==> flow/design.v <==
module mux #(parameter N = 32)(
    input  wire [N-1:0] a,
    input  wire [N-1:0] b,
    input  wire sel,
    output reg  [N-1:0] y
);
    always @(*) begin
        y = sel ? b : a;
    end
endmodule
module Extender(
    input  [23:0] Instr,
    input  [1:0]  ImmSrc,
    output reg [31:0] ExtImm
);
    always @(*) begin
        case (ImmSrc)
            2'b00: ExtImm = {24'b0, Instr[7:0]};
            2'b01: ExtImm = {20'b0, Instr[11:0]};
            2'b10: ExtImm = {{6{Instr[23]}}, Instr, 2'b00};
            default: ExtImm = 32'b0;
        endcase
    end
endmodule
module alu (
    input  [31:0] A,   
    input  [31:0] B,    
    input  [1:0]  ALUControl,
    output reg  [31:0] Result,
    output reg         N,     
    output reg         Z,     
    output reg         C,     
    output reg         V      
);
     reg [32:0] temp;
  always @(*) begin
   temp = 33'd0;
   case( ALUControl)
    2'b00: begin
     temp = {1'b0, A} + {1'b0, B};
     Result = A+B;
    end
    2'b01: begin
     temp = {1'b0, A} - {1'b0, B};
     Result = A-B;
    end
    2'b10: begin
     Result = A & B;
    end
    2'b11: begin
     Result = A | B;
    end
   endcase
    C = ~ALUControl[1] & temp[32];
    V =  ~(A[31]^B[31]^ALUControl[0]) & (A[31]^Result[31])&~ALUControl[1];
    N =  Result[31];
    Z = (Result==0);
  end
endmodule
module Register_file(
    input         clk,
    input         WE3,           
    input  [3:0]  A1,            
    input  [3:0]  A2,            
    input  [3:0]  A3,            
    input  [31:0] R15,           
    input  [31:0] WD3,           
    output [31:0] RD1,           
    output [31:0] RD2            
);
    reg [31:0] rf[0:15];
    integer i;
    assign RD1 = (A1 == 4'd15) ? R15 : rf[A1];
    assign RD2 = (A2 == 4'd15) ? R15 : rf[A2];
    always @(posedge clk) begin
        if (WE3 && (A3 != 4'd15)) begin
            rf[A3] <= WD3;
        end
    end
endmodule
module Datapath(
    input         clk,
    input         reset,
    input         PCSrc,
    input         MemtoReg,
    input         MemWrite,
    input         ALUSrc,
    input  [1:0]  ALUControl,
    input  [1:0]  ImmSrc,
    input         RegWrite,
    input  [1:0]  RegSrc,
    input  [31:0] Instr,
    input  [31:0] ReadData,
    output [31:0] PC,
    output [31:0] ALUResult,
    output [31:0] WriteData,
    output [31:0] SrcA,
    output [31:0] SrcB,
    output [31:0] ExtImm,
    output [31:0] RD1,
    output [31:0] RD2,
    output        N,
    output        Z,
    output        C,
    output        V
);
    wire [31:0] PCNext, PCPlus4, PCPlus8;
    wire [31:0] Result;
    wire [31:0] RD;
    wire [3:0] RA1, RA2;
    reg [31:0] PCReg;
    assign PC = PCReg;
    always @(posedge clk or posedge reset) begin
        if(reset) PCReg<=0;
        else PCReg <= PCNext;
    end
    assign PCPlus4 = PC + 32'd4;
    assign PCPlus8 = PC + 32'd8;
    assign RD = Instr;
    mux #(.N(4)) muxA (
        .a(RD[19:16]),
        .b(4'b1111),
        .sel(RegSrc[0]),
        .y(RA1)
    );
    mux #(.N(4)) muxB (
        .a(RD[3:0]),
        .b(RD[15:12]),
        .sel(RegSrc[1]),
        .y(RA2)
    );
    Register_file rf (
        .clk(clk),
        .WE3(RegWrite),
        .A1(RA1),
        .A2(RA2),
        .A3(RD[15:12]),
        .R15(PCPlus8),
        .WD3(Result),
        .RD1(RD1),
        .RD2(RD2)
    );
    assign SrcA = RD1;
    assign WriteData = RD2;
    Extender ext (
        .Instr(RD[23:0]),
        .ImmSrc(ImmSrc),
        .ExtImm(ExtImm)
    );
    mux #(.N(32)) muxSrcB (
        .a(RD2),
        .b(ExtImm),
        .sel(ALUSrc),
        .y(SrcB)
    );
    alu ALU_inst (
        .A(SrcA),
        .B(SrcB),
        .ALUControl(ALUControl),
        .Result(ALUResult),
        .N(N),
        .Z(Z),
        .C(C),
        .V(V)
    );
    mux #(.N(32)) muxResult (
        .a(ALUResult),
        .b(ReadData),
        .sel(MemtoReg),
        .y(Result)
    );
    mux #(.N(32)) muxPC (
        .a(PCPlus4),
        .b(Result),
        .sel(PCSrc),
        .y(PCNext)
    );
endmodule
module Condition_Check(
  input  [3:0] Cond,
  input        N, Z, C, V,
  output reg   CondEx
);
  always @(*) begin
    case(Cond)
      4'b0000: CondEx = Z;                     
      4'b0001: CondEx = ~Z;                    
      4'b0010: CondEx = C;                     
      4'b0011: CondEx = ~C;                    
      4'b0100: CondEx = N;                     
      4'b0101: CondEx = ~N;                    
      4'b0110: CondEx = V;                     
      4'b0111: CondEx = ~V;                    
      4'b1000: CondEx = C & ~Z;                
      4'b1001: CondEx = (~C) | Z;              
      4'b1010: CondEx = ~(N ^ V);              
      4'b1011: CondEx =  (N ^ V);              
      4'b1100: CondEx = (~Z) & ~(N ^ V);       
      4'b1101: CondEx = Z | (N ^ V);           
      4'b1110: CondEx = 1'b1;                  
      default: CondEx = 1'bx;
    endcase
  end
endmodule
module Decoder (
    input  [1:0] Op,
    input  [5:0] Funct,
    input  [3:0] Rd,
    output [1:0] FlagW,
    output       PCS,
    output       RegW,
    output       MemW,
    output       MemtoReg,
    output       ALUSrc,
    output [1:0] ImmSrc,
    output [1:0] RegSrc,
    output [1:0] ALUControl
);
    reg  [9:0] controls;
    reg  [1:0] FlagW_r;
    reg  [1:0] ALUControl_r;
    wire Branch;
    wire ALUOp;
    assign FlagW      = FlagW_r;
    assign ALUControl = ALUControl_r;
    always @(*) begin
        case (Op)
            2'b00: begin
                if (Funct[5])        
                    controls = 10'b0000101001;
                else                 
                    controls = 10'b0000001001;
            end
            2'b01: begin
                if (Funct[0])        
                    controls = 10'b0001111000;
                else                 
                    controls = 10'b1001110100;
            end
            2'b10: begin
                controls = 10'b0110100010;
            end
            default: begin
                controls = 10'b0000000000;
            end
        endcase
    end
    assign { RegSrc,
             ImmSrc,
             ALUSrc,
             MemtoReg,
             RegW,
             MemW,
             Branch,
             ALUOp } = controls;
    always @(*) begin
        if (ALUOp) begin
            case (Funct[4:1])
                4'b0100: ALUControl_r = 2'b00;  
                4'b0010: ALUControl_r = 2'b01;  
                4'b0000: ALUControl_r = 2'b10;  
                4'b1100: ALUControl_r = 2'b11;  
                default: ALUControl_r = 2'b00;
            endcase
            FlagW_r[1] = Funct[0];
            FlagW_r[0] = Funct[0] &
                        ((ALUControl_r == 2'b00) |
                         (ALUControl_r == 2'b01));
        end
        else begin
            ALUControl_r = 2'b00;
            FlagW_r      = 2'b00;
        end
    end
    assign PCS = ((Rd == 4'b1111) & RegW) | Branch;
endmodule
module Control_Unit(
   input clk,
   input reset,
   input [3:0]Rd,
   input  [1:0] Op,
   input  [5:0] Funct,
   input  [3:0] Cond,
   input  N, Z, C, V,
   output         PCSrc,
   output         MemtoReg,
   output         MemWrite,
   output  [1:0]  ALUControl,
   output  [1:0]  ImmSrc,
   output         RegWrite,
   output         ALUSrc,
   output  [1:0]  RegSrc
    );
    wire PCS;
    wire RegW;
    wire MemW;
    wire CondEx;
    wire [1:0] FlagW;
    wire [1:0] FlagWrite;
    reg N_reg, Z_reg, C_reg, V_reg;
    assign FlagWrite = FlagW & {CondEx, CondEx};
   assign PCSrc = PCS & CondEx;
   assign RegWrite = RegW & CondEx;
   assign MemWrite = MemW & CondEx;
    always @(posedge clk or posedge reset) begin
    if (reset) begin
        N_reg <= 1'b0;
        Z_reg <= 1'b0;
        C_reg <= 1'b0;
        V_reg <= 1'b0;
    end else begin
        if (FlagWrite[1]) begin
            N_reg <= N;
            Z_reg <= Z;
        end
        if (FlagWrite[0]) begin
            C_reg <= C;
            V_reg <= V;
        end
    end
end
    Decoder decoder(
        .Rd(Rd),
        .Op(Op),
        .Funct(Funct),
        .PCS(PCS),
        .RegW(RegW),
        .MemW(MemW),
        .MemtoReg(MemtoReg),
        .ALUSrc(ALUSrc),
        .ImmSrc(ImmSrc),
        .RegSrc(RegSrc),
        .ALUControl(ALUControl),
        .FlagW(FlagW)
    );
    Condition_Check cond_check(
        .Cond(Cond),
        .N(N_reg), .Z(Z_reg), .C(C_reg), .V(V_reg),
        .CondEx(CondEx)
    );
endmodule
module top (
    input         clk,
    input         reset,
    output [31:0] PC,
    input  [31:0] Instr,
    output        MemWrite,
    output [31:0] DataAdr,
    output [31:0] WriteData,
    input  [31:0] ReadData
);
    wire        PCSrc;
    wire        MemtoReg;
    wire [1:0]  ALUControl;
    wire [1:0]  ImmSrc;
    wire        RegWrite;
    wire        ALUSrc;
    wire [1:0]  RegSrc;
    wire [31:0] ALUResult;
    wire [31:0] SrcA, SrcB, ExtImm;
    wire [31:0] RD1, RD2;
    wire N, Z, C, V;
    assign DataAdr = ALUResult;
    wire [3:0]  Cond;
    wire [1:0]  Op;
    wire [5:0]  Funct;
    wire [3:0]  Rd;
    Datapath datapath_inst (
        .clk(clk),
        .reset(reset),
        .PCSrc(PCSrc),
        .MemtoReg(MemtoReg),
        .MemWrite(MemWrite),
        .ALUSrc(ALUSrc),
        .ALUControl(ALUControl),
        .ImmSrc(ImmSrc),
        .RegWrite(RegWrite),
        .RegSrc(RegSrc),
        .Instr(Instr),
        .N(N), .Z(Z), .C(C), .V(V),
        .PC(PC),
        .ALUResult(ALUResult),
        .WriteData(WriteData),
        .ReadData(ReadData),
        .SrcA(SrcA),
        .SrcB(SrcB),
        .ExtImm(ExtImm),
        .RD1(RD1),
        .RD2(RD2)
    );
    assign Cond  = Instr[31:28];
    assign Op    = Instr[27:26];
    assign Funct = { Instr[25], Instr[24:21], Instr[20] };  
    assign Rd    = Instr[15:12];
    Control_Unit control_inst (
        .clk(clk),
        .reset(reset),
        .Rd(Rd),
        .Op(Op),
        .Funct(Funct),
        .Cond(Cond),
        .N(N), .Z(Z), .C(C), .V(V),
        .PCSrc(PCSrc),
        .MemtoReg(MemtoReg),
        .MemWrite(MemWrite),
        .ALUControl(ALUControl),
        .ImmSrc(ImmSrc),
        .RegWrite(RegWrite),
        .ALUSrc(ALUSrc),
        .RegSrc(RegSrc)
    );
endmodule
Step by step through the tools: top --
What the tools print for top, step after step. Lines are those of the file above, counted from 1. Operators carry their Yosys type and port widths (W data, S select, Z words). Library cell names are shortened. A cell with n/a has no value.
Design: top module top, clock port clk, cell library sky130hd, library corner tt_025C_1v80

Word level --
Source: Yosys, flattened and elaborated, memories not mapped. Widths are those after wreduce. Registers that Yosys merges into a memory's read port (data or address) are not register bits. Print and check cells do not count. Memory sizes are those after Yosys's memory passes, which may raise the word count (mostly to a power of two), join words into wider ones and drop unused or constant bits.
Operators by class: bitwise gates (word level) 28, eq/ne operators 28, multiplexer cells 22, reductions and logical operators 9, add/sub/neg operators 6
Operators by type and width (count):
- $mux W32 | 6
- $pmux W32 S4 | 1
- $pmux W33 S3 | 1
- $pmux W32 S3 | 1
- $eq A4 B4 Y1 const B | 11
- $add A32 B32 Y33 | 1
- $sub A32 B32 Y33 | 1
- $add A32 B3 Y32 const B | 1
- $add A32 B32 Y32 | 1
- $sub A32 B32 Y32 | 1
- $and A32 B32 Y32 | 1
- $or A32 B32 Y32 | 1
- $add A32 B4 Y32 const B | 1
- $logic_not A32 Y1 | 1
- $pmux W10 S3 | 1
- $eq A4 B3 Y1 const B | 4
- $pmux W1 S15 | 1
- $eq A4 B2 Y1 const B | 3
- $mux W4 | 3
- $and A1 B1 Y1 | 10
- $mux W10 | 1
- $eq A2 B1 Y1 const B | 4
- $eq A2 B2 Y1 const B | 4
- $logic_not A2 Y1 | 4
- $logic_not A4 Y1 | 2
- $not A1 Y1 | 7
- $pmux W2 S3 | 1
- $mux W6 | 1
Other operator kinds: 9; their cells: 18.
Word-level totals: register bits after elaboration 36, RAM bits 512, memories 1, word-level cells 99
Memories:
- datapath_inst.rf.rf | depth 16, width 32, read ports 2, write ports 1, RTL line 71 | reg [31:0] rf[0:15];

Logic depth --
Longest topological path by Yosys (ltp), each cell counted once; first at word level (registers and memories cut), then after technology mapping (sequential cells cut; the memories' decode and read muxes count).
Logic depth: depth after elaboration 11, ABC_AREA 0, depth in mapped cells 32, mapped depth without buffers 27

Synthesis result --
Yosys stat after the flow's synthesis: flattened, memories mapped to cells. It holds for the ABC_AREA given above (unset counts as 0); a run with the other value may have another netlist. The area totals of this step are shown rounded.
Synthesis totals: buffer cells 257, flip-flop cells 541, sequential part of the area 0.0161 mm^2, cell count 3120, chip area (Yosys) 0.0342 mm^2
Cells by type:
- edfxtp_1 | count 505, total area 1.52E+04 um^2
- mux2i_1 | count 266, total area 2.66E+03 um^2
- mux4_2 | count 73, total area 1.64E+03 um^2
- nand2_1 | count 327, total area 1.23E+03 um^2
- mux2_2 | count 91, total area 1.02E+03 um^2
- dfrtp_1 | count 36, total area 900.864 um^2
- a21oi_1 | count 143, total area 715.686 um^2
- o21ai_0 | count 139, total area 695.667 um^2
- xnor2_1 | count 72, total area 630.605 um^2
- nor2_1 | count 155, total area 581.808 um^2
- ha_1 | count 45, total area 563.04 um^2
- clkbuf_1 | count 139, total area 521.75 um^2
- a31oi_1 | count 81, total area 506.736 um^2
- nand3_1 | count 86, total area 430.413 um^2
- a221oi_1 | count 47, total area 411.645 um^2
- xor2_1 | count 47, total area 411.645 um^2
- buf_2 | count 82, total area 410.394 um^2
- a211oi_1 | count 47, total area 352.838 um^2
Other cell types: 80; their cells: 739. The figures by module come from a second, unflattened synthesis with its own total; it is not the netlist above.
Second synthesis, totals: cells (unflattened synthesis) 2346, area (unflattened synthesis) 0.0325 mm^2
Rows give one instance, submodules left out.
By module:
- Register_file | cells 1310, area 0.0239 mm^2, instances 1
- alu | cells 537, area 0.00358 mm^2, instances 1
- Datapath | cells 272, area 0.00246 mm^2, instances 1
- mux #(N=32) | cells 36, area 0.000544 mm^2, instances 3
- Extender | cells 37, area 0.000272 mm^2, instances 1
- Condition_Check | cells 32, area 0.00023 mm^2, instances 1
- Decoder | cells 28, area 0.000211 mm^2, instances 1
- Control_Unit | cells 14, area 0.000179 mm^2, instances 1
- mux #(N=4) | cells 4, area 0.000045 mm^2, instances 2
- top | cells 0, area 0 mm^2, instances 1

Worst setup path after synthesis --
OpenSTA on the mapped netlist: ideal clock, no wires. The path of least setup slack (recovery checks aside). Input and output delay are each 20% of the period. Register names are those of the netlist, which keeps one name where synthesis merged equal registers.
Timing post-synthesis: path type input port to output port, from input Instr[26], to output DataAdr[30], setup slack 0.881 ns, required time 8.800 ns, period 11.0 ns, input delay 2.200 ns, output delay 2.200 ns, driving pins on the path 28, delay of the path 5.719 ns, data arrival time 7.919 ns, synthesis period reached 10.119 ns
"delay of the path" is the arrival time less input delay plus setup time. A path that ends at an output port has no setup time. "driving pins on the path": output pins that drive a net of the path, with the launching flip-flop's if there is one; two outputs of one cell count as two. "synthesis period reached" = period - worst setup slack (recovery checks aside). The figure is calculated, with input and output delays left at 20% of the set period. Between the ends stands the longest chain of elaborated cells between them, by number of cells; it is not shown to be the way that was timed. Of several equally long chains one is given. Each line given opens the expression or statement behind the cell; cells for indexed reads and writes are added by Yosys, which also makes memories of some case tables. A memory read counts as a cell of the chain, while the word-level depth stops at memories.
On the way, post-synthesis: path through ha_1 -> buf_2 -> or3b_1 -> buf_6 -> a21oi_2 -> buf_4 -> buf_4 -> buf_6 -> buf_6 -> mux2i_1 -> a211o_1 -> a41oi_2 -> ha_1 -> nand2_1 -> o21a_1 -> nor4b_4 -> a21oi_1 -> xnor2_1 -> ha_1 -> nand4_1 -> or4_1 -> a211o_1 -> nand3_1 -> o22ai_1 -> o21ai_0 -> a31o_2 -> xnor2_1 -> o21ai_0, length of the longest elaborated chain 8
Ends and longest elaborated chain, post-synthesis:
- start: declaration | RTL line 346 | input  [31:0] Instr,
- $eq A2 B2 Y1 | RTL line 227 | case (Op)
- $pmux W10 S3 | RTL line 227
- $mux W4 | RTL line 8 | y = sel ? b : a;
- $mem_v2 Z16 W32 | RTL line 71 | reg [31:0] rf[0:15];
- $mux W32 | RTL line 74 | assign RD2 = (A2 == 4'd15) ? R15 : rf[A2];
- $mux W32 | RTL line 8
- $sub A32 B32 Y32 | RTL line 45 | Result = A-B;
- $pmux W32 S4 | RTL line 38 | case( ALUControl)
- end: declaration | RTL line 348 | output [31:0] DataAdr,

Path in the finished layout --
From the final timing report of flow run A: the path of least setup slack in the routed layout; clock arrival at registers is part of the times.
Timing after layout: path type input port to output port, from input Instr[27], to output DataAdr[29], setup slack -1.01 ns, required time 5.99 ns, output delay 1.50 ns, input delay 1.50 ns, driving pins on the path 31, data arrival time 7.00 ns, period 7.49 ns
Between the ends stands the longest chain of elaborated cells between them, by number of cells; it is not shown to be the way that was timed. Of several equally long chains one is given. A memory read counts as a cell of the chain, while the word-level depth stops at memories.
On the way, after layout: path through buf_12 -> clkinv_8 -> ha_4 -> or3b_4 -> buf_12 -> a21boi_4 -> buf_6 -> buf_12 -> mux2i_1 -> o211ai_1 -> a221oi_2 -> a21oi_1 -> nand4_1 -> buf_6 -> o21a_4 -> nor4b_4 -> buf_4 -> nor2_4 -> xnor2_1 -> ha_1 -> buf_6 -> nand2_4 -> nor4_4 -> o2111ai_2 -> a41o_1 -> o21ai_4 -> a31o_2 -> a21oi_2 -> xnor2_1 -> o2bb2ai_1 -> buf_2, length of the longest elaborated chain 8
Ends and longest elaborated chain, after layout:
- start: declaration | RTL line 346 | input  [31:0] Instr,
- $eq A2 B2 Y1 | RTL line 227 | case (Op)
- $pmux W10 S3 | RTL line 227
- $mux W4 | RTL line 8 | y = sel ? b : a;
- $mem_v2 Z16 W32 | RTL line 71 | reg [31:0] rf[0:15];
- $mux W32 | RTL line 74 | assign RD2 = (A2 == 4'd15) ? R15 : rf[A2];
- $mux W32 | RTL line 8
- $sub A32 B32 Y32 | RTL line 45 | Result = A-B;
- $pmux W32 S4 | RTL line 38 | case( ALUControl)
- end: declaration | RTL line 348 | output [31:0] DataAdr,

# Flow runs of top

Design top on sky130hd. What follows are 4 stored runs of the flow, each under its own settings; their order means nothing. The constraints put input and output delay at 20% of the set period each and load the outputs with 0.01 pF.
"achieved period": clock period set for the run, less the worst setup slack. It is reckoned from that one timing run; input and output delays stay at 20% of the period that was set.
The results are shown rounded.

[flow run A] flow files
==> flow/run.sh <==
#!/bin/bash
# the make line also repeats the synthesis and layout settings of config.mk as NAME=value (left out here)
make -C /OpenROAD-flow-scripts/flow DESIGN_CONFIG=/design/flow/config.mk WORK_HOME=/design/flow/orfs CLKGATE_MAP_FILE= finish
==> flow/config.mk <==
export PLATFORM = sky130hd
export DESIGN_NAME = top
export DESIGN_NICKNAME = top
export VERILOG_FILES = /design/flow/design.v
export SDC_FILE = /design/flow/constraint.sdc
export NUM_CORES = 4
export LEC_CHECK = 0
export CAP_MARGIN = 20
export CORE_MARGIN = 2
export CORE_UTILIZATION = 40
export PLACE_DENSITY = 0.6
export SETUP_SLACK_MARGIN = 5
export SLEW_MARGIN = 20
==> flow/constraint.sdc <==
create_clock -name core_clock -period 7.49 [get_ports {clk}]
set_input_delay 1.4980 -clock core_clock [delete_from_list [all_inputs] [get_ports {clk}]]
set_output_delay 1.4980 -clock core_clock [all_outputs]
set_load 0.01 [all_outputs]

[flow run A] result: lowest setup slack -1.01 ns; die footprint 0.0878 mm^2; standard-cell area after routing 0.0476 mm^2; post-synthesis cell area 0.0342 mm^2; achieved period 8.501 ns; utilization 0.56

[flow run B] flow files
==> flow/run.sh <==
#!/bin/bash
# the make line also repeats the synthesis and layout settings of config.mk as NAME=value (left out here)
make -C /OpenROAD-flow-scripts/flow DESIGN_CONFIG=/design/flow/config.mk WORK_HOME=/design/flow/orfs CLKGATE_MAP_FILE= finish
==> flow/config.mk <==
export PLATFORM = sky130hd
export DESIGN_NAME = top
export DESIGN_NICKNAME = top
export VERILOG_FILES = /design/flow/design.v
export SDC_FILE = /design/flow/constraint.sdc
export NUM_CORES = 4
export LEC_CHECK = 0
export CAP_MARGIN = 20
export CORE_MARGIN = 2
export CORE_UTILIZATION = 40
export PLACE_DENSITY = 0.6
export SETUP_SLACK_MARGIN = 2.77
export SLEW_MARGIN = 20
==> flow/constraint.sdc <==
create_clock -name core_clock -period 10.4 [get_ports {clk}]
set_input_delay 2.0800 -clock core_clock [delete_from_list [all_inputs] [get_ports {clk}]]
set_output_delay 2.0800 -clock core_clock [all_outputs]
set_load 0.01 [all_outputs]

[flow run B] result: post-synthesis cell area 0.0342 mm^2; achieved period 9.876 ns; lowest setup slack 0.524 ns; standard-cell area after routing 0.0452 mm^2; utilization 0.533; die footprint 0.0878 mm^2

[flow run C] flow files
==> flow/run.sh <==
#!/bin/bash
# the make line also repeats the synthesis and layout settings of config.mk as NAME=value (left out here)
make -C /OpenROAD-flow-scripts/flow DESIGN_CONFIG=/design/flow/config.mk WORK_HOME=/design/flow/orfs CLKGATE_MAP_FILE= finish
==> flow/config.mk <==
export PLATFORM = sky130hd
export DESIGN_NAME = top
export DESIGN_NICKNAME = top
export VERILOG_FILES = /design/flow/design.v
export SDC_FILE = /design/flow/constraint.sdc
export NUM_CORES = 4
export LEC_CHECK = 0
export ABC_AREA = 0
export CAP_MARGIN = 20
export CORE_ASPECT_RATIO = 0.98
export CORE_MARGIN = 3
export CORE_UTILIZATION = 67
export CTS_CLUSTER_DIAMETER = 233
export MIN_ROUTING_LAYER = met2
export PLACE_DENSITY_LB_ADDON = 0.27
export SETUP_SLACK_MARGIN = 0.32
export SLEW_MARGIN = 20
==> flow/constraint.sdc <==
create_clock -name core_clock -period 6.33 [get_ports {clk}]
set_input_delay 1.2660 -clock core_clock [delete_from_list [all_inputs] [get_ports {clk}]]
set_output_delay 1.2660 -clock core_clock [all_outputs]
set_load 0.01 [all_outputs]

[flow run C] result: incomplete, routing halted on GRT-0116

[flow run D] flow files
==> flow/run.sh <==
#!/bin/bash
# the make line also repeats the synthesis and layout settings of config.mk as NAME=value (left out here)
make -C /OpenROAD-flow-scripts/flow DESIGN_CONFIG=/design/flow/config.mk WORK_HOME=/design/flow/orfs CLKGATE_MAP_FILE= finish
==> flow/config.mk <==
export PLATFORM = sky130hd
export DESIGN_NAME = top
export DESIGN_NICKNAME = top
export VERILOG_FILES = /design/flow/design.v
export SDC_FILE = /design/flow/constraint.sdc
export NUM_CORES = 4
export LEC_CHECK = 0
export ABC_AREA = 0
export CAP_MARGIN = 15
export CELL_PAD_IN_SITES_GLOBAL_PLACEMENT = 3
export CORE_ASPECT_RATIO = 1.02
export CORE_MARGIN = 3
export CORE_UTILIZATION = 40
export CTS_CLUSTER_DIAMETER = 356
export CTS_CLUSTER_SIZE = 18
export GPL_ROUTABILITY_DRIVEN = 0
export MIN_ROUTING_LAYER = met1
export PLACE_DENSITY = 0.66
export SETUP_SLACK_MARGIN = 3.74
export SLEW_MARGIN = 15
export TNS_END_PERCENT = 75
==> flow/constraint.sdc <==
create_clock -name core_clock -period 14.9 [get_ports {clk}]
set_input_delay 2.9800 -clock core_clock [delete_from_list [all_inputs] [get_ports {clk}]]
set_output_delay 2.9800 -clock core_clock [all_outputs]
set_load 0.01 [all_outputs]

[flow run D] result: standard-cell area after routing 0.0418 mm^2; achieved period 11.756 ns; post-synthesis cell area 0.0342 mm^2; die footprint 0.089 mm^2; utilization 0.497; lowest setup slack 3.14 ns
